==> flow/design.v <==
module DCIM (
    input clk,
    input rst_n,
    input in_valid,
    input [127:0] in_data1,
    input [127:0] in_data2,
    input [127:0] in_data3,
    input [127:0] in_data4, 
    output reg out_valid,
    output reg [12:0] O1,
    output reg [12:0] O2,
    output reg [12:0] O3,
    output reg [12:0] O4
);
reg [127:0] in_data1_dff, in_data2_dff, in_data3_dff, in_data4_dff;
always @(posedge clk) begin
    in_data1_dff <= in_data1;
    in_data2_dff <= in_data2;
    in_data3_dff <= in_data3;
    in_data4_dff <= in_data4;
end
reg in_valid_dff, in_valid_d2, in_valid_d3, in_valid_d4, in_valid_d5, in_valid_d6, in_valid_d7, in_valid_d8;
reg [1:0] cnt;
always @(posedge clk or negedge rst_n) begin
    if (!rst_n) begin
        in_valid_dff <= 1'b0;
        in_valid_d2 <= 1'b0;
        in_valid_d3 <= 1'b0;
        in_valid_d4 <= 1'b0;
        in_valid_d5 <= 1'b0;
        in_valid_d6 <= 1'b0;
        in_valid_d7 <= 1'b0;
        in_valid_d8 <= 1'b0;
    end
    else begin
        in_valid_dff <= in_valid;
        in_valid_d2 <= in_valid_dff;
        in_valid_d3 <= in_valid_d2;
        in_valid_d4 <= in_valid_d3;
        in_valid_d5 <= in_valid_d4;
        in_valid_d6 <= in_valid_d5;
        in_valid_d7 <= in_valid_d6;
        in_valid_d8 <= in_valid_d7;
    end
end
reg [4:0] sum1_1 [0:15], sum2_1 [0:15], sum3_1 [0:15], sum4_1 [0:15];
reg [5:0] sum1_2 [0:7], sum2_2 [0:7], sum3_2 [0:7], sum4_2 [0:7];
reg [6:0] sum1_3 [0:3], sum2_3 [0:3], sum3_3 [0:3], sum4_3 [0:3];
reg [7:0] sum1_4 [0:1], sum2_4 [0:1], sum3_4 [0:1], sum4_4 [0:1];
reg [8:0] sum1_5, sum2_5, sum3_5, sum4_5;
generate
    genvar i_1;
    for (i_1 = 0; i_1 < 16; i_1 = i_1 + 1) begin
        always @(posedge clk) begin
            sum1_1[i_1] <= in_data1_dff[127-i_1*8:124-i_1*8] + in_data1_dff[123-i_1*8:120-i_1*8];
            sum2_1[i_1] <= in_data2_dff[127-i_1*8:124-i_1*8] + in_data2_dff[123-i_1*8:120-i_1*8];
            sum3_1[i_1] <= in_data3_dff[127-i_1*8:124-i_1*8] + in_data3_dff[123-i_1*8:120-i_1*8];
            sum4_1[i_1] <= in_data4_dff[127-i_1*8:124-i_1*8] + in_data4_dff[123-i_1*8:120-i_1*8];
        end
    end
endgenerate
generate
    genvar i_2;
    for (i_2 = 0; i_2 < 8; i_2 = i_2 + 1) begin
        always @(posedge clk) begin
            sum1_2[i_2] <= sum1_1[i_2*2] + sum1_1[i_2*2+1];
            sum2_2[i_2] <= sum2_1[i_2*2] + sum2_1[i_2*2+1];
            sum3_2[i_2] <= sum3_1[i_2*2] + sum3_1[i_2*2+1];
            sum4_2[i_2] <= sum4_1[i_2*2] + sum4_1[i_2*2+1];
        end
    end
endgenerate
generate
    genvar i_3;
    for (i_3 = 0; i_3 < 4; i_3 = i_3 + 1) begin
        always @(posedge clk) begin
            sum1_3[i_3] <= sum1_2[i_3*2] + sum1_2[i_3*2+1];
            sum2_3[i_3] <= sum2_2[i_3*2] + sum2_2[i_3*2+1];
            sum3_3[i_3] <= sum3_2[i_3*2] + sum3_2[i_3*2+1];
            sum4_3[i_3] <= sum4_2[i_3*2] + sum4_2[i_3*2+1];
        end
    end
endgenerate
generate
    genvar i_4;
    for (i_4 = 0; i_4 < 2; i_4 = i_4 + 1) begin
        always @(posedge clk) begin
            sum1_4[i_4] <= sum1_3[i_4*2] + sum1_3[i_4*2+1];
            sum2_4[i_4] <= sum2_3[i_4*2] + sum2_3[i_4*2+1];
            sum3_4[i_4] <= sum3_3[i_4*2] + sum3_3[i_4*2+1];
            sum4_4[i_4] <= sum4_3[i_4*2] + sum4_3[i_4*2+1];
        end
    end
endgenerate
always @(posedge clk) begin
    sum1_5 <= sum1_4[0] + sum1_4[1];
    sum2_5 <= sum2_4[0] + sum2_4[1];
    sum3_5 <= sum3_4[0] + sum3_4[1];
    sum4_5 <= sum4_4[0] + sum4_4[1];
end
always @(posedge clk or negedge rst_n) begin
    if (!rst_n) begin
        cnt <= 2'd0;
    end
    else begin
        if (in_valid_d6) begin
            cnt <= cnt + 1;
        end
    end
end
reg [12:0] sum1, sum2, sum3, sum4;
always @(posedge clk or negedge rst_n) begin
    if (!rst_n) begin
        sum1 <= 13'b0;
        sum2 <= 13'b0;
        sum3 <= 13'b0;
        sum4 <= 13'b0;
    end
    else begin
        if (in_valid_d6) begin
            if (~|cnt) begin
                sum1 <= sum1_5;
                sum2 <= sum2_5;
                sum3 <= sum3_5;
                sum4 <= sum4_5;
            end else begin
                sum1 <= {sum1[11:0], 1'b0} + sum1_5;
                sum2 <= {sum2[11:0], 1'b0} + sum2_5;
                sum3 <= {sum3[11:0], 1'b0} + sum3_5;
                sum4 <= {sum4[11:0], 1'b0} + sum4_5;
            end
        end
    end
end
always @(posedge clk or negedge rst_n) begin
    if (!rst_n) begin
        O1 <= 13'b0;
        O2 <= 13'b0;
        O3 <= 13'b0;
        O4 <= 13'b0;
    end
    else begin
        if (in_valid_d7 & ~|cnt) begin
            O1 <= sum1;
            O2 <= sum2;
            O3 <= sum3;
            O4 <= sum4;
        end 
        else begin
            O1 <= 13'b0;
            O2 <= 13'b0;
            O3 <= 13'b0;
            O4 <= 13'b0;
        end
    end
end
always @(posedge clk or negedge rst_n) begin
    if (!rst_n) begin
        out_valid <= 1'b0;
    end
    else begin
        if (in_valid_d7 & ~|cnt) begin
            out_valid <= 1'b1;
        end
        else begin
            out_valid <= 1'b0;
        end
    end
end
endmodule
[Reports on DCIM]
The steps from the RTL of DCIM to its reports follow in flow order.
Line numbers count from 1 in the design file above.
Operators: Yosys type, input widths -> output width; for muxes data width and select width s.
The mark n/a stands for no value.
Set-up
  top: DCIM
  clock port: clk
  standard-cell library: sky130hd
  library corner: tt_025C_1v80

[Word level]
Yosys after proc, flatten, opt, wreduce and memory -nomap, before mapping. Enables and synchronous resets that opt folds into registers are not counted as muxes. Print and check cells are not counted. Equal cells are merged and count once.
Cells by class
  shifts and indexed selects: 0
  magnitude comparators: 0
  add/subtract/negate cells: 129
  mux-type cells: 9
  div/mod/pow operators: 0
  reductions and logical operators: 2
  multiply operators: 0
  bitwise operators: 1
  equal/unequal tests: 0
Operators by type and width (number)
  $add 4x4->5: 64
  $add 5x5->6: 32
  $add 6x6->7: 16
  $mux 13: 8
  $add 7x7->8: 8
  $add 13x9->13: 4
  $add 8x8->9: 4
  $add 2x1->2 const B: 1
  $reduce_or 2->1: 1
  $and 1x1->1: 1
  $logic_not 1->1: 1
  $mux 1: 1
Storage and ports
  bits in writable memories: 0
  bits in latches: 0
  memories: 0
  clocked read ports x word width: 0
  bits in read-only memories: 0
  input port bits: 515
  elaborated cells: 286
  output and inout bits: 53
  bits in registers: 1350

[Depth]
Longest topological path by Yosys (ltp), each cell counted once; first at word level (registers and memories cut), then after technology mapping (sequential cells cut; the memories' decode and read muxes count).
Logic depth
  depth in word-level cells: 4
  ABC_AREA: 1
  mapped depth: 11
  mapped depth without buffers: 11

[After synthesis]
The flow's flattened synthesis, as Yosys stat reports it; memories are mapped. The netlist is that of the ABC_AREA named above (0 if unset); the other value can give another one.
Cell types
  sky130_fd_sc_hd__dfxtp_1: number 1236, total area 2.47E+04 um2
  sky130_fd_sc_hd__ha_1: number 633, total area 7.92E+03 um2
  sky130_fd_sc_hd__dfrtp_1: number 114, total area 2.85E+03 um2
  sky130_fd_sc_hd__fa_1: number 128, total area 2.56E+03 um2
  sky130_fd_sc_hd__nand2_1: number 619, total area 2.32E+03 um2
  sky130_fd_sc_hd__inv_1: number 613, total area 2.3E+03 um2
  sky130_fd_sc_hd__xor2_1: number 249, total area 2.18E+03 um2
  sky130_fd_sc_hd__a21oi_1: number 308, total area 1.54E+03 um2
  sky130_fd_sc_hd__nand3_1: number 210, total area 1.05E+03 um2
  sky130_fd_sc_hd__xnor2_1: number 90, total area 788.256 um2
  sky130_fd_sc_hd__o21ai_0: number 155, total area 775.744 um2
  sky130_fd_sc_hd__nor2_1: number 99, total area 371.606 um2
  sky130_fd_sc_hd__o21bai_1: number 36, total area 270.259 um2
  sky130_fd_sc_hd__a21o_1: number 31, total area 232.723 um2
  sky130_fd_sc_hd__nand4_1: number 33, total area 206.448 um2
  sky130_fd_sc_hd__o211ai_1: number 20, total area 150.144 um2
  sky130_fd_sc_hd__o21a_1: number 13, total area 97.594 um2
  sky130_fd_sc_hd__buf_2: number 15, total area 75.072 um2
Not listed: further types 14, cells in them 69.
Synthesis totals
  chip area (Yosys): 50921.3 um2
  sequential area: 27596.5 um2
  cell count: 4671
  buffer cells: 23
  mapped flip-flops: 1350

[Worst setup path after synthesis]
Path of least setup slack by OpenSTA after synthesis, without wires, with an ideal clock, recovery checks aside; 20% of the period is set as input and as output delay. Where synthesis merged equal registers, the netlist keeps one of their names.
Path after synthesis
  path kind: reg2reg
  start point: register sum1_3[0][0]
  end point: register sum1_4[0][6]
  period: 2.4 ns
  buffers on the path: 0
  data required time: 2.283 ns
  slack: 0.815 ns
  arrival: 1.469 ns
  stages: 11
  delay of the path: 1.586 ns
  library setup time: 0.117 ns
  time at the first pin: 0.000 ns
  synthesis period reached: 1.585 ns
"delay of the path" is the arrival time less input delay plus setup time.
"stages": output pins that drive a net of the path, with the launching flip-flop's if there is one; two outputs of one cell count as two.
"synthesis period reached" = period - worst setup slack (recovery checks aside). The figure is calculated, with input and output delays left at 20% of the set period.
The rows between start and end are the longest chain of elaborated cells between them; the timing report does not say that the signal goes this way. Where chains are equally long, one stands for them.
A line is the first line of the expression or statement that the cell stems from. Yosys adds cells for indexed reads and writes and turns some case tables into memories.
Between the ends, after synthesis
  cell sequence: sky130_fd_sc_hd__dfxtp_1 > sky130_fd_sc_hd__ha_1 > sky130_fd_sc_hd__inv_1 > sky130_fd_sc_hd__fa_1 > sky130_fd_sc_hd__nand3b_1 > sky130_fd_sc_hd__nand2_1 > sky130_fd_sc_hd__nand2_1 > sky130_fd_sc_hd__a21boi_1 > sky130_fd_sc_hd__nor2_1 > sky130_fd_sc_hd__nand2_1 > sky130_fd_sc_hd__nand2_1
  cells in the longest elaborated chain: 1
  elaborated cells on any way between the ends: 1
  RTL lines with such cells: 1
  classes of those cells: add/sub (1)
Ends and longest elaborated chain, after synthesis
  start, declared: line 48  | reg [6:0] sum1_3 [0:3], sum2_3 [0:3], sum3_3 [0:3], sum4_3 [0:3];
  start, assigned: line 77  | sum1_3[i_3] <= sum1_2[i_3*2] + sum1_2[i_3*2+1];
  $add 7x7->8: line 88  | sum1_4[i_4] <= sum1_3[i_4*2] + sum1_3[i_4*2+1];
  end, assigned: line 88
  end, declared: line 49  | reg [7:0] sum1_4 [0:1], sum2_4 [0:1], sum3_4 [0:1], sum4_4 [0:1];

[Path in the finished layout]
From the final timing report of stored run 2: the path of least setup slack in the routed layout; clock arrival at registers is part of the times.
Path after layout
  path kind: reg2out
  start point: register O4[2]
  end point: output O4[2]
  data required time: 2.44 ns
  period: 3.05 ns
  arrival: 1.94 ns
  external output delay: 0.61 ns
  time at the first pin: 0.74 ns
  stages: 2
  buffers on the path: 1
  slack: 0.50 ns
A register here has more assigning lines than the two given.
Between the ends, after layout
  cell sequence: sky130_fd_sc_hd__dfrtp_1 > sky130_fd_sc_hd__clkdlybuf4s50_1
  cells in the longest elaborated chain: 0
  elaborated cells on any way between the ends: 0
  RTL lines with such cells: 0
Ends and longest elaborated chain, after layout
  start, declared: line 13  | output reg [12:0] O4
  start, assigned: line 140  | O4 <= 13'b0;
  start, assigned: line 147  | O4 <= sum4;
  end, declared: line 13

Add stored flow runs of DCIM

Stored flow runs of DCIM (5 of them; Yosys, OpenROAD, sky130hd). They differ in their settings and are not a sequence. Constraints: input delay and output delay 20% of the set period each, output load 0.01 pF.
"achieved clock period": clock period set for the run, less the worst setup slack. It is reckoned from that one timing run; input and output delays stay at 20% of the period that was set.
"power": no workload was simulated; the value follows from the tool's default switching activity.

Stored run 1
==> flow/run.sh <==
#!/bin/bash
# the make line also repeats the synthesis and layout settings of config.mk as NAME=value (left out here)
make -C /OpenROAD-flow-scripts/flow DESIGN_CONFIG=/design/flow/config.mk WORK_HOME=/design/flow/orfs CLKGATE_MAP_FILE= finish
==> flow/config.mk <==
export PLATFORM = sky130hd
export DESIGN_NAME = DCIM
export DESIGN_NICKNAME = DCIM
export VERILOG_FILES = /design/flow/design.v
export SDC_FILE = /design/flow/constraint.sdc
export NUM_CORES = 4
export LEC_CHECK = 0
export CAP_MARGIN = 20
export CELL_PAD_IN_SITES_GLOBAL_PLACEMENT = 2
export CORE_MARGIN = 8
export CORE_UTILIZATION = 66
export CTS_CLUSTER_DIAMETER = 252
export CTS_CLUSTER_SIZE = 37
export GPL_ROUTABILITY_DRIVEN = 1
export GPL_TIMING_DRIVEN = 0
export HOLD_SLACK_MARGIN = -0.03
export MIN_ROUTING_LAYER = met2
export PLACE_DENSITY = 0.64
export SLEW_MARGIN = 5
==> flow/constraint.sdc <==
create_clock -name core_clock -period 2.91 [get_ports {clk}]
set_input_delay 0.5820 -clock core_clock [delete_from_list [all_inputs] [get_ports {clk}]]
set_output_delay 0.5820 -clock core_clock [all_outputs]
set_load 0.01 [all_outputs]

==> results of stored run 1 <==
did not finish, placement stopped with GPL-0301

Stored run 2
==> flow/run.sh <==
#!/bin/bash
# the make line also repeats the synthesis and layout settings of config.mk as NAME=value (left out here)
make -C /OpenROAD-flow-scripts/flow DESIGN_CONFIG=/design/flow/config.mk WORK_HOME=/design/flow/orfs CLKGATE_MAP_FILE= finish
==> flow/config.mk <==
export PLATFORM = sky130hd
export DESIGN_NAME = DCIM
export DESIGN_NICKNAME = DCIM
export VERILOG_FILES = /design/flow/design.v
export SDC_FILE = /design/flow/constraint.sdc
export NUM_CORES = 4
export LEC_CHECK = 0
export ABC_AREA = 1
export CAP_MARGIN = 10
export CORE_ASPECT_RATIO = 1.4
export CORE_MARGIN = 3
export CORE_UTILIZATION = 47
export CTS_CLUSTER_DIAMETER = 372
export GPL_ROUTABILITY_DRIVEN = 1
export GPL_TIMING_DRIVEN = 1
export MAX_ROUTING_LAYER = met4
export MIN_ROUTING_LAYER = met2
export PLACE_DENSITY_LB_ADDON = 0.0
export SETUP_SLACK_MARGIN = -0.03
export SLEW_MARGIN = 40
export TNS_END_PERCENT = 90
==> flow/constraint.sdc <==
create_clock -name core_clock -period 3.05 [get_ports {clk}]
set_input_delay 0.6100 -clock core_clock [delete_from_list [all_inputs] [get_ports {clk}]]
set_output_delay 0.6100 -clock core_clock [all_outputs]
set_load 0.01 [all_outputs]

==> results of stored run 2 <==
chip area after synthesis (Yosys): 50921.3 um2
die area: 112384.0 um2
standard-cell area of the final layout: 62991.7 um2
utilization: 58.7%
worst setup slack after layout: 0.501 ns
worst hold slack: 0.294 ns
power: 61288 µW
achieved clock period: 2.549 ns

Stored run 3
==> flow/run.sh <==
#!/bin/bash
# the make line also repeats the synthesis and layout settings of config.mk as NAME=value (left out here)
make -C /OpenROAD-flow-scripts/flow DESIGN_CONFIG=/design/flow/config.mk WORK_HOME=/design/flow/orfs CLKGATE_MAP_FILE= finish
==> flow/config.mk <==
export PLATFORM = sky130hd
export DESIGN_NAME = DCIM
export DESIGN_NICKNAME = DCIM
export VERILOG_FILES = /design/flow/design.v
export SDC_FILE = /design/flow/constraint.sdc
export NUM_CORES = 4
export LEC_CHECK = 0
export CAP_MARGIN = 20
export CORE_MARGIN = 2
export CORE_UTILIZATION = 40
export CTS_CLUSTER_DIAMETER = 256
export GPL_ROUTABILITY_DRIVEN = 1
export HOLD_SLACK_MARGIN = 0.17
export MAX_ROUTING_LAYER = met4
export PLACE_DENSITY_LB_ADDON = 0.15
export SLEW_MARGIN = 20
==> flow/constraint.sdc <==
create_clock -name core_clock -period 2.69 [get_ports {clk}]
set_input_delay 0.5380 -clock core_clock [delete_from_list [all_inputs] [get_ports {clk}]]
set_output_delay 0.5380 -clock core_clock [all_outputs]
set_load 0.01 [all_outputs]

==> results of stored run 3 <==
chip area after synthesis (Yosys): 50257.0 um2
die area: 128494.0 um2
standard-cell area of the final layout: 66699.0 um2
utilization: 53.3%
worst setup slack after layout: 0.345 ns
worst hold slack: 0.219 ns
power: 70904 µW
achieved clock period: 2.345 ns

Stored run 4
==> flow/run.sh <==
#!/bin/bash
# the make line also repeats the synthesis and layout settings of config.mk as NAME=value (left out here)
make -C /OpenROAD-flow-scripts/flow DESIGN_CONFIG=/design/flow/config.mk WORK_HOME=/design/flow/orfs CLKGATE_MAP_FILE= finish
==> flow/config.mk <==
export PLATFORM = sky130hd
export DESIGN_NAME = DCIM
export DESIGN_NICKNAME = DCIM
export VERILOG_FILES = /design/flow/design.v
export SDC_FILE = /design/flow/constraint.sdc
export NUM_CORES = 4
export LEC_CHECK = 0
export CAP_MARGIN = 20
export CORE_MARGIN = 2
export CORE_UTILIZATION = 40
export SLEW_MARGIN = 20
==> flow/constraint.sdc <==
create_clock -name core_clock -period 1.67 [get_ports {clk}]
set_input_delay 0.3340 -clock core_clock [delete_from_list [all_inputs] [get_ports {clk}]]
set_output_delay 0.3340 -clock core_clock [all_outputs]
set_load 0.01 [all_outputs]

==> results of stored run 4 <==
chip area after synthesis (Yosys): 50257.0 um2
die area: 128494.0 um2
standard-cell area of the final layout: 69352.8 um2
utilization: 55.4%
worst setup slack after layout: -0.344 ns
worst hold slack: 0.049 ns
power: 123987 µW
achieved clock period: 2.014 ns

Stored run 5
==> flow/run.sh <==
#!/bin/bash
# the make line also repeats the synthesis and layout settings of config.mk as NAME=value (left out here)
make -C /OpenROAD-flow-scripts/flow DESIGN_CONFIG=/design/flow/config.mk WORK_HOME=/design/flow/orfs CLKGATE_MAP_FILE= finish
==> flow/config.mk <==
export PLATFORM = sky130hd
export DESIGN_NAME = DCIM
export DESIGN_NICKNAME = DCIM
export VERILOG_FILES = /design/flow/design.v
export SDC_FILE = /design/flow/constraint.sdc
export NUM_CORES = 4
export LEC_CHECK = 0
export CAP_MARGIN = 20
export CORE_MARGIN = 2
export CORE_UTILIZATION = 36
export SLEW_MARGIN = 20
==> flow/constraint.sdc <==
create_clock -name core_clock -period 2.31 [get_ports {clk}]
set_input_delay 0.4620 -clock core_clock [delete_from_list [all_inputs] [get_ports {clk}]]
set_output_delay 0.4620 -clock core_clock [all_outputs]
set_load 0.01 [all_outputs]

==> results of stored run 5 <==
chip area after synthesis (Yosys): 50257.0 um2
die area: 142608.0 um2
standard-cell area of the final layout: 63538.4 um2
utilization: 45.7%
worst setup slack after layout: 0.116 ns
worst hold slack: 0.136 ns
power: 83434 µW
achieved clock period: 2.194 ns
